==> flow/design.v <==
`timescale 1ns / 1ps
module AHB_MASTER(
                     input             Hclk,
                     input             Hresetn,
                     input [1:0]       Htrans,
                     input [31:0]      Haddr,
                     input [31:0]      Hwdata,
                     input [1:0]       Hburst,
                     input             Hwrite, Hsel, Hready,
                     output reg [31:0]  Haddr_temp,
                     output reg [31:0]  Hwdata_temp,
                     output reg        valid,
                     output reg        Hwrite_temp
                 );
parameter [1:0] IDLE     = 2'b00;
parameter [1:0] BUSY     = 2'b01;
parameter [1:0] ADDRESS  = 2'b10;
parameter [1:0] TRANSFER = 2'b11;
(*MARK_DEBUG = "TRUE"*)(*KEEP = "TRUE"*)reg [1:0] present_state;
(*MARK_DEBUG = "TRUE"*)(*KEEP = "TRUE"*)reg [1:0] next_state;
reg [31:0] addr;
reg [31:0] data;
reg [3:0] count;
reg [3:0] count_next;
always @(posedge Hclk) begin
    if (Hresetn == 1'b0) begin
        addr <= 'b0;
        data <= 'b0;
    end else begin
        if(present_state == ADDRESS || present_state == TRANSFER)
        begin
            addr <= Haddr;
            data <= Hwdata;
        end
    end
end
always @(posedge Hclk) begin
    if (Hresetn == 1'b0) begin
        present_state <= IDLE;
        count <= 4'd0;
    end else begin
        present_state <= next_state;
        count <= count_next;
    end
end
always @* begin
    count_next = count;
    case(present_state)
        IDLE: begin
            if (Hsel && Htrans == 2'b01) begin
                next_state = BUSY;
            end else if (Hsel && (Htrans == 2'b10 || Htrans == 2'b11) && Hready) begin
                next_state = ADDRESS;
            end else begin
                next_state = IDLE;
            end
        end
        BUSY: begin
            if (Hsel && Htrans == 2'b10 && Hready) begin
                next_state = ADDRESS;
            end else if ((Hsel && (Htrans == 2'b01)) || (!Hready)) begin
                next_state = BUSY;
            end else begin
                next_state = IDLE;
            end
        end
        ADDRESS: begin
            if (Hsel && (Htrans == 2'b10 || Htrans == 2'b11) && Hready) begin
                next_state = TRANSFER;
            end else if ((Hsel && (Htrans == 2'b01)) || (!Hready)) begin
                next_state = BUSY;
            end else begin
                next_state = IDLE;   
            end
        end
        TRANSFER: begin
            if (!Hsel || Htrans == 2'b00) begin
                next_state = IDLE;
            end else if ((Htrans == 2'b01) || (!Hready)) begin
                next_state = BUSY;
            end else begin
                case (Hburst)
                    2'b00: next_state = ADDRESS;
                    2'b01: next_state = TRANSFER;
                    2'b10: 
                    begin
                        if(count<=3)
                        begin
                            next_state = TRANSFER;
                            count_next = count+1'b1;
                        end
                        else begin
                            next_state = ADDRESS;
                            count_next = 4'd0;
                        end
                    end
                    2'b11: 
                    begin
                        if(count<=7)
                        begin
                            next_state = TRANSFER;
                            count_next = count+1'b1;
                        end
                        else begin
                            next_state = ADDRESS;
                            count_next = 4'd0;
                        end
                    end
                    default: next_state = IDLE;  
                endcase
            end
        end
        default: begin
            next_state = IDLE;  
        end
    endcase
end
always @(posedge Hclk) begin
    case(present_state)
        IDLE: begin
            valid <= 1'b0;
            Haddr_temp  <= 'b0;
            Hwdata_temp <= 'b0;
            Hwrite_temp <= 1'b0; 
        end
        BUSY: begin
            valid <= valid;
            Haddr_temp  <= Haddr_temp;
            Hwdata_temp <= Hwdata_temp;
            Hwrite_temp <= Hwrite_temp; 
        end
        ADDRESS: begin
            valid <= valid;
            Haddr_temp  <= addr;
            if(Hburst == 2'b00)
            begin
                Hwdata_temp <= data;
                Hwrite_temp <= Hwrite;
            end
            else
            begin
                Hwdata_temp <= Hwdata_temp;
                Hwrite_temp <= Hwrite_temp; 
           end
        end
        TRANSFER: begin
            case (Hburst)
                2'b00: begin
                    valid <= 1'b1;
                    Haddr_temp <= Haddr_temp;
                    Hwdata_temp <= data;
                    Hwrite_temp <= Hwrite; 
                end
                2'b01: begin
                    valid <= 1'b1;
                    Haddr_temp <= Haddr_temp + 1'b1;  
                    Hwdata_temp <= data;  
                    Hwrite_temp <= Hwrite;
                end
                2'b10: begin
                    if (Haddr_temp < (Haddr + 4)) begin
                        valid <= 1'b1;
                        Hwdata_temp <= data;
                        Haddr_temp <=  Haddr_temp + 1'b1;
                        Hwrite_temp <= Hwrite;
                    end else begin
                        valid <= 1'b1;
                        Hwdata_temp <= data;
                        Haddr_temp <=  addr;
                        Hwrite_temp <= Hwrite;
                    end
                end
                2'b11: begin
                    if (Haddr_temp < (Haddr + 8)) begin
                        valid <= 1'b1;
                        Hwdata_temp <= data;
                        Haddr_temp <= Haddr_temp + 1'b1;  
                        Hwrite_temp <= Hwrite;
                    end else begin
                        valid <= 1'b1;
                        Hwdata_temp <= data;
                        Haddr_temp <= addr;                
                        Hwrite_temp <= Hwrite;
                    end
                end
                default: begin
                    valid <= 1'b0;
                    Haddr_temp  <= 'b0;
                    Hwdata_temp <= 'b0;
                    Hwrite_temp <= 'b0; 
                end
            endcase
        end
    endcase
end
endmodule
`timescale 1ns / 1ps
module APB_SLAVE(
input Presetn,
input Pclk,
input [32:0] addr_temp,
input [31:0] data_temp,
input [31:0] Prdata,
input transfer,
input Pready,
output reg    Psel,
output reg [31:0] Paddr,
output reg [31:0] Pdata,
output reg [31:0] rdata_temp,
output reg Pwrite,
output reg Penable
);
reg [2:0] present_state, next_state;
parameter idle  = 2'b01;
parameter setup  = 2'b10;
parameter enable = 2'b11;
always@(posedge Pclk)
begin
  if(!Presetn)
     present_state <= idle;
  else
     present_state <= next_state;
end
always@(*)
begin
next_state = idle;
case(present_state)
idle:
   begin
     if(!transfer)
        next_state = idle;
     else
        next_state = setup;
   end
setup:
    begin      
     if(Psel)
     next_state = enable;
     else
     next_state = idle;
    end
enable:
    begin
     if(Psel)
       if(transfer)
         begin
           if(Pready)
             begin
             next_state = setup;
             end
           else 
             next_state = enable;
         end
     else
       next_state = idle;
   end    
endcase
end
always @(posedge Pclk)
begin
if(!Presetn)
begin
 Psel       <= 1'b0;
 Penable    <= 1'b0;
 Paddr      <= 32'b0;
 Pdata      <= 32'b0;
 rdata_temp <= 32'b0;
 Pwrite     <= 1'b0;
end
else
case(present_state)
idle:
begin
 Psel    <= 1'b1;
 Penable <= 1'b0;
end 
setup:
 Penable <= 1'b0;
enable:
     begin
     if(Psel)
       Penable <= 1'b1;
       if(transfer)
         begin
           if(Pready)
             begin
             Paddr <= addr_temp[31:0];
             Pwrite <= addr_temp[32];
              if(addr_temp[32])
               begin
                 Pdata  <= data_temp;
                 rdata_temp  <= 'b0;
               end
               else
               begin
                 Pdata  <= Pdata;
                 rdata_temp  <= Prdata;
               end  
             end 
             end
end
endcase
end
endmodule
module FIFO_SYNC #(
    parameter WIDTH = 32,
    parameter DEPTH = 16,
    parameter AW    = 4
)(
    input                  clk,
    input                  rst,
    input      [WIDTH-1:0] din,
    input                  wr_en,
    input                  rd_en,
    output reg [WIDTH-1:0] dout,
    output                 full,
    output                 empty
);
reg [WIDTH-1:0] mem [0:DEPTH-1];
reg [AW-1:0]    wptr;
reg [AW-1:0]    rptr;
reg [AW:0]      count;
wire do_wr = wr_en && !full;
wire do_rd = rd_en && !empty;
assign full  = (count == DEPTH);
assign empty = (count == 0);
always @(posedge clk) begin
    if (do_wr)
        mem[wptr] <= din;
end
always @(posedge clk) begin
    if (rst) begin
        wptr  <= {AW{1'b0}};
        rptr  <= {AW{1'b0}};
        count <= {(AW+1){1'b0}};
        dout  <= {WIDTH{1'b0}};
    end else begin
        if (do_wr)
            wptr <= wptr + 1'b1;
        if (do_rd) begin
            rptr <= rptr + 1'b1;
            dout <= mem[rptr];
        end
        case ({do_wr, do_rd})
            2'b10:   count <= count + 1'b1;
            2'b01:   count <= count - 1'b1;
            default: count <= count;
        endcase
    end
end
endmodule
`timescale 1ns / 1ps
module FIFO_CONTROL(
                     input Hclk,
                     input Hresetn,
                     input[31:0]  Haddr_temp,
                     input[31:0]  Hwdata_temp,
                     input       valid,
                     input       Hwrite_temp,
                     input       Pready,
                     output [31:0] data_temp,
                     output [32:0] addr_temp,
                     output transfer,
                     output full
    );
    wire resetn,empty_data, wr_en,rd_en,full_data,full_addr,empty_addr;
    wire [32:0] addr_in;
    FIFO_SYNC #(.WIDTH(32)) F1(
  .rst(resetn),                   
  .clk(Hclk),                
  .din(Hwdata_temp),                   
  .wr_en(wr_en),               
  .rd_en(rd_en),               
  .dout(data_temp),                 
  .full(full_data),                 
  .empty(empty_data)               
);
FIFO_SYNC #(.WIDTH(33)) F2 (
  .rst(resetn),                   
  .clk(Hclk),                
  .din(addr_in),                   
  .wr_en(wr_en),               
  .rd_en(rd_en),               
  .dout(addr_temp),                 
  .full(full_addr),                 
  .empty(empty_addr)               
);
assign full     =  full_data || full_addr;
assign transfer = (!empty_data && !empty_addr);
assign wr_en    =  valid && Hwrite_temp;
assign rd_en    =  transfer && Pready ;
assign addr_in  =  {Hwrite_temp, Haddr_temp};
assign resetn   = !Hresetn;
endmodule
`timescale 1ns / 1ps
module TOP_BRIDGE(
   input Hclk, Hresetn,
                     input [1:0]       Htrans,
                     input [31:0]       Haddr,
                     input [31:0]       Hwdata,
                     input [1:0]       Hburst,
                     input             Hwrite,
                     input             Hsel,
                     input             Pready,
                     input [31:0]      Prdata,
                     output Psel,
                     output [31:0] Paddr,
                     output [31:0] Pdata,
                     output [31:0] rdata_temp,
                     output Pwrite,
                     output Penable
    );
                    wire [31:0]  Haddr_temp;
                    wire [31:0]  Hwdata_temp;
                    wire         valid;
                    wire         Hwrite_temp;
                    wire [31:0]  data_temp;
                    wire [32:0]  addr_temp;
                    wire         transfer;
                    wire         full;
                    wire         Hready;
                    assign Hready = !full;
                    AHB_MASTER AS (
                      .Hclk(Hclk),
                      .Hresetn(Hresetn),
                      .Htrans(Htrans),
                      .Haddr(Haddr),
                      .Hwdata(Hwdata),
                      .Hburst(Hburst),
                      .Hwrite(Hwrite), 
                      .Hsel(Hsel), 
                      .Hready(Hready),
                      .Haddr_temp(Haddr_temp),
                      .Hwdata_temp(Hwdata_temp),
                      .valid(valid),
                      .Hwrite_temp(Hwrite_temp)
                    );  
                    FIFO_CONTROL FC (
                      .Hclk(Hclk), 
                      .Hresetn(Hresetn),
                      .Haddr_temp(Haddr_temp),
                      .Hwdata_temp(Hwdata_temp),
                      .valid(valid),
                      .Hwrite_temp(Hwrite_temp),
                      .Pready(Pready),
                     .data_temp(data_temp),
                     .addr_temp(addr_temp),
                     .transfer(transfer),
                     .full(full)
                    );
                    APB_SLAVE AM (
                    .Presetn(Hresetn),
                    .Pclk(Hclk),
                    .addr_temp(addr_temp),
                    .data_temp(data_temp),
                    .Prdata(Prdata),
                    .transfer(transfer),
                    .Pready(Pready),
                    .Psel(Psel),
                    .Paddr(Paddr),
                    .Pdata(Pdata),
                    .rdata_temp(rdata_temp),
                    .Pwrite(Pwrite),
                    .Penable(Penable)
                    );
endmodule
# == Tool chain data of TOP_BRIDGE ==
# The steps from the RTL of TOP_BRIDGE to its reports follow in flow order.
# Lines are those of the file above, counted from 1.
# Operators carry their Yosys type and port widths (W data, S select, Z words).
# Library cell names are shortened.
# A cell with - has no value.
# setup
design,TOP_BRIDGE
clock_port,Hclk
library,sky130hd
pvt_corner,tt_025C_1v80

# == Word-level counts ==
# Counts by Yosys on the flattened word-level netlist (proc, flatten, opt, wreduce; memories kept). Register bits leave out memories and registers merged into their read ports (data or address). Print and check cells are left out.
# Yosys's memory passes give these memory sizes; they may raise the number of words (mostly to a power of two), join words into wider ones and drop unused or constant bits.
# word_totals
clocked_rd_ports_x_width,65
n_memories,2
wordCells,156
ramBits,1040
reg_bits,264
output_inout_bits,99
in_bits,105
# mem_list
name,size,width,read_ports,write_ports,line,source
FC.F2.mem,16,33,1,1,319,reg [WIDTH-1:0] mem [0:DEPTH-1];
FC.F1.mem,16,32,1,1,319,
# op_classes
n_eq,24
reduce_and_logical,45
n_cmp,4
logic,2
mux,46
n_addsub,12
# ops
operator,n
$pmux W32 S3,3
$mux W32,6
$lt A32 B32 Y1,2
$mux W33,1
$add A32 B1 Y32 const B,1
$add A32 B3 Y32 const B,1
$add A32 B4 Y32 const B,1
$mux W4,7
$add A4 B1 Y4 const B,5
$pmux W5 S2,2
$eq A2 B2 Y1 const B,8
$pmux W2 S4,2
$mux W2,8
$logic_and A1 B1 Y1,12
$eq A2 B1 Y1 const B,5
$ne A2 B2 Y1 const B,5
$add A5 B1 Y5 const B,2
$sub A5 B1 Y5 const B,2
$eq A5 B5 Y1 const B,2
$logic_not A5 Y1,2
$mux W1,10
$pmux W3 S3,1
$logic_not A1 Y1,8
$reduce_and A4 Y1,2
$pmux W4 S2,1
$logic_or A1 B1 Y1,6
$logic_not A2 Y1,3
$reduce_and A2 Y1,3
# Not listed: further kinds 14, cells in them 22.

# == Logic depth ==
# Longest topological path by Yosys (ltp), each cell counted once; first at word level (registers and memories cut), then after technology mapping (sequential cells cut; the memories' decode and read muxes count).
# depth
word_depth,7
abc_area,0
mapped_depth,18
depth_no_buf,16

# == Mapped cells and area ==
# Source: synth_stat.txt of the flow (Yosys; design flattened, memories mapped). It holds for the ABC_AREA given above (unset counts as 0); a run with the other value may have another netlist.
# The area totals of this step are shown rounded.
# mapped
seqArea_um2,38500
n_buf,190
synth_area_um2,55000
ff_cells,1371
cell_count,3271
# types
type,n,type_area_um2
edfxtp_1,1106,3.32E+04
mux4_2,325,7319.52
dfxtp_1,265,5.31E+03
nand2_1,504,1.89E+03
a21boi_0,153,1.15E+03
ha_1,83,1.04E+03
a21boi_1,80,600.576
xnor2_1,60,525.504
xor2_1,45,394.128
and2_1,58,362.848
clkbuf_1,94,352.838
o2bb2ai_1,31,271.51
buf_2,54,270.259
nand3b_1,33,247.738
nor2_1,63,236.477
a21oi_1,39,195.187
nand3_1,39,195.187
nand4_1,26,162.656
# Other cell types: 44; their cells: 213.
# The figures by module come from a second, unflattened synthesis with its own total; it is not the netlist above.
# hier_totals
cells_unflattened,3354
area_unflattened_um2,56300
# Rows give one instance, submodules left out.
# by_module
mod,seq_area_um2,n_cells,mod_area_um2,instances
FIFO_SYNC (WIDTH=33),16800,983,21800,1
FIFO_SYNC (WIDTH=32),16300,956,21600,1
AHB_MASTER,3420,964,8670,1
APB_SLAVE,2040,445,4250,1
FIFO_CONTROL,0.0,5,32.5,1
TOP_BRIDGE,0.0,1,3.8,1

# == Timing after synthesis ==
# OpenSTA on the mapped netlist: ideal clock, no wires. The path of least setup slack (recovery checks aside). Input and output delay are each 20% of the period. Register names are those of the netlist, which keeps one name where synthesis merged equal registers.
# synth_path
path_kind,input to register
startpoint,input port Haddr[3]
endpoint,register AS.Haddr_temp[0]
path_delay_ns,3.436
t_required_ns,4.732
in_delay_ns,1.000
setup_ns,0.268
clock_period_ns,5.0
arrival_time_ns,4.168
t_first_pin_ns,1.000
driving_pins,18
n_path_buf,2
slack_ns,0.563
synth_period_reached_ns,4.437
# "path_delay_ns" = arrival - input delay + setup time.
# "driving_pins" counts driving pins, that of a launching flip-flop among them; a cell with two outputs on the path counts twice.
# "synth_period_reached_ns" = period - worst setup slack (recovery checks aside). The figure is calculated, with input and output delays left at 20% of the set period.
# The rows between start and end are the longest chain of elaborated cells between them; the timing report does not say that the signal goes this way. Where chains are equally long, one stands for them.
# A line is the first line of the expression or statement that the cell stems from. Yosys adds cells for indexed reads and writes and turns some case tables into memories.
# A register here has more assigning lines than the two given.
# synth_via
path_cell_list,ha_1 -> nand4_2 -> nor4_4 -> and4_4 -> and3_1 -> buf_4 -> and2_4 -> nand3_1 -> xor2_1 -> ha_1 -> nand4_1 -> nor3_1 -> a22o_1 -> o31a_1 -> o22ai_1 -> o21bai_2 -> buf_2 -> o2bb2ai_1
elab_chain_len,5
cells_between,8
cone_lines,4
classes_between,add/sub: 2; compare: 2; mux: 4
# synth_rtl
item,line,source
start: declaration,399,"input [31:0]       Haddr,"
$add A32 B4 Y32,174,if (Haddr_temp < (Haddr + 8)) begin
$lt A32 B32 Y1,174,
$mux W32,174,
$pmux W32 S3,147,case (Hburst)
$pmux W32 S3,119,case(present_state)
end: assignment,128,Haddr_temp  <= Haddr_temp;
end: assignment,134,Haddr_temp  <= addr;
end: declaration,10,"output reg [31:0]  Haddr_temp,"

# == Worst path after layout ==
# Path of least setup slack in the final report of job 1 (OpenROAD, finished layout, wires in). Where an end is a register, its clock arrival counts in the times.
# layout_path
path_kind,input to register
startpoint,input port Haddr[4]
endpoint,register AS.Haddr_temp[8]
n_path_buf,3
slack_ns,0.18
arrival_time_ns,5.02
in_delay_ns,0.92
setup_ns,0.14
t_required_ns,5.20
t_first_pin_ns,0.92
driving_pins,19
clock_period_ns,4.61
# The rows between start and end are the longest chain of elaborated cells between them; the timing report does not say that the signal goes this way. Where chains are equally long, one stands for them.
# A register here has more assigning lines than the two given.
# layout_via
path_cell_list,clkdlybuf4s50_1 -> ha_2 -> nand4_4 -> nor4_4 -> and4_4 -> and3_1 -> and2_4 -> nand3_1 -> xor2_1 -> ha_1 -> nand4_1 -> nor3_2 -> buf_4 -> nand4_1 -> a31oi_1 -> o22ai_2 -> o21bai_4 -> clkbuf_16 -> o2bb2ai_1
elab_chain_len,5
cells_between,8
cone_lines,4
classes_between,add/sub: 2; compare: 2; mux: 4
# layout_rtl
item,line,source
start: declaration,399,"input [31:0]       Haddr,"
$add A32 B4 Y32,174,if (Haddr_temp < (Haddr + 8)) begin
$lt A32 B32 Y1,174,
$mux W32,174,
$pmux W32 S3,147,case (Hburst)
$pmux W32 S3,119,case(present_state)
end: assignment,128,Haddr_temp  <= Haddr_temp;
end: assignment,134,Haddr_temp  <= addr;
end: declaration,10,"output reg [31:0]  Haddr_temp,"

# Stored flow runs of TOP_BRIDGE (3 of them; Yosys, OpenROAD, sky130hd). They differ in their settings and are not a sequence. Constraints: input delay and output delay 20% of the set period each, output load 0.01 pF.
# "worst_path_time_ns" = time allowed to the worst setup path (clock period - input delay - output delay, where it has them) - its slack; a late launch clock adds to it, a late capture clock takes from it.
# "final_power_mw": no workload was simulated; the value follows from the tool's default switching activity.
# Values from the reports are rounded here.
# Settings: n/a = not set for that run.
stored run,CORE_UTILIZATION,PLACE_DENSITY,period_ns,CAP_MARGIN,CORE_MARGIN,SLEW_MARGIN,ABC_AREA,CELL_PAD_IN_SITES_DETAIL_PLACEMENT,CORE_ASPECT_RATIO,CTS_CLUSTER_DIAMETER,GPL_ROUTABILITY_DRIVEN,GPL_TIMING_DRIVEN,HOLD_SLACK_MARGIN,MAX_ROUTING_LAYER,MIN_ROUTING_LAYER,PLACE_DENSITY_LB_ADDON,TNS_END_PERCENT,CELL_PAD_IN_SITES_GLOBAL_PLACEMENT,SETUP_SLACK_MARGIN,worst_path_time_ns,timing.worst_path_kind,yosys_chip_area_um2,final_power_mw,post_route_util_pct,design_die_area_um2,setup_worst_slack_ns
job 1,52,0.6,4.61,20,2,20,n/a,n/a,n/a,n/a,n/a,n/a,n/a,n/a,n/a,n/a,n/a,n/a,n/a,3.51,input to register,55000,24.8,61.0,108000,0.179
job 2,38,n/a,7.85,25,10,20,0,2,0.56,155,0,0,-0.07,met4,met1,0.21,85,n/a,n/a,5.21,input to register,55000,14.7,45.7,161000,1.07
job 3,60,n/a,5.79,30,2,20,n/a,n/a,0.57,231,n/a,1,n/a,met5,n/a,n/a,n/a,0,0.08,3.72,input to register,55000,18.7,69.5,94300,0.914
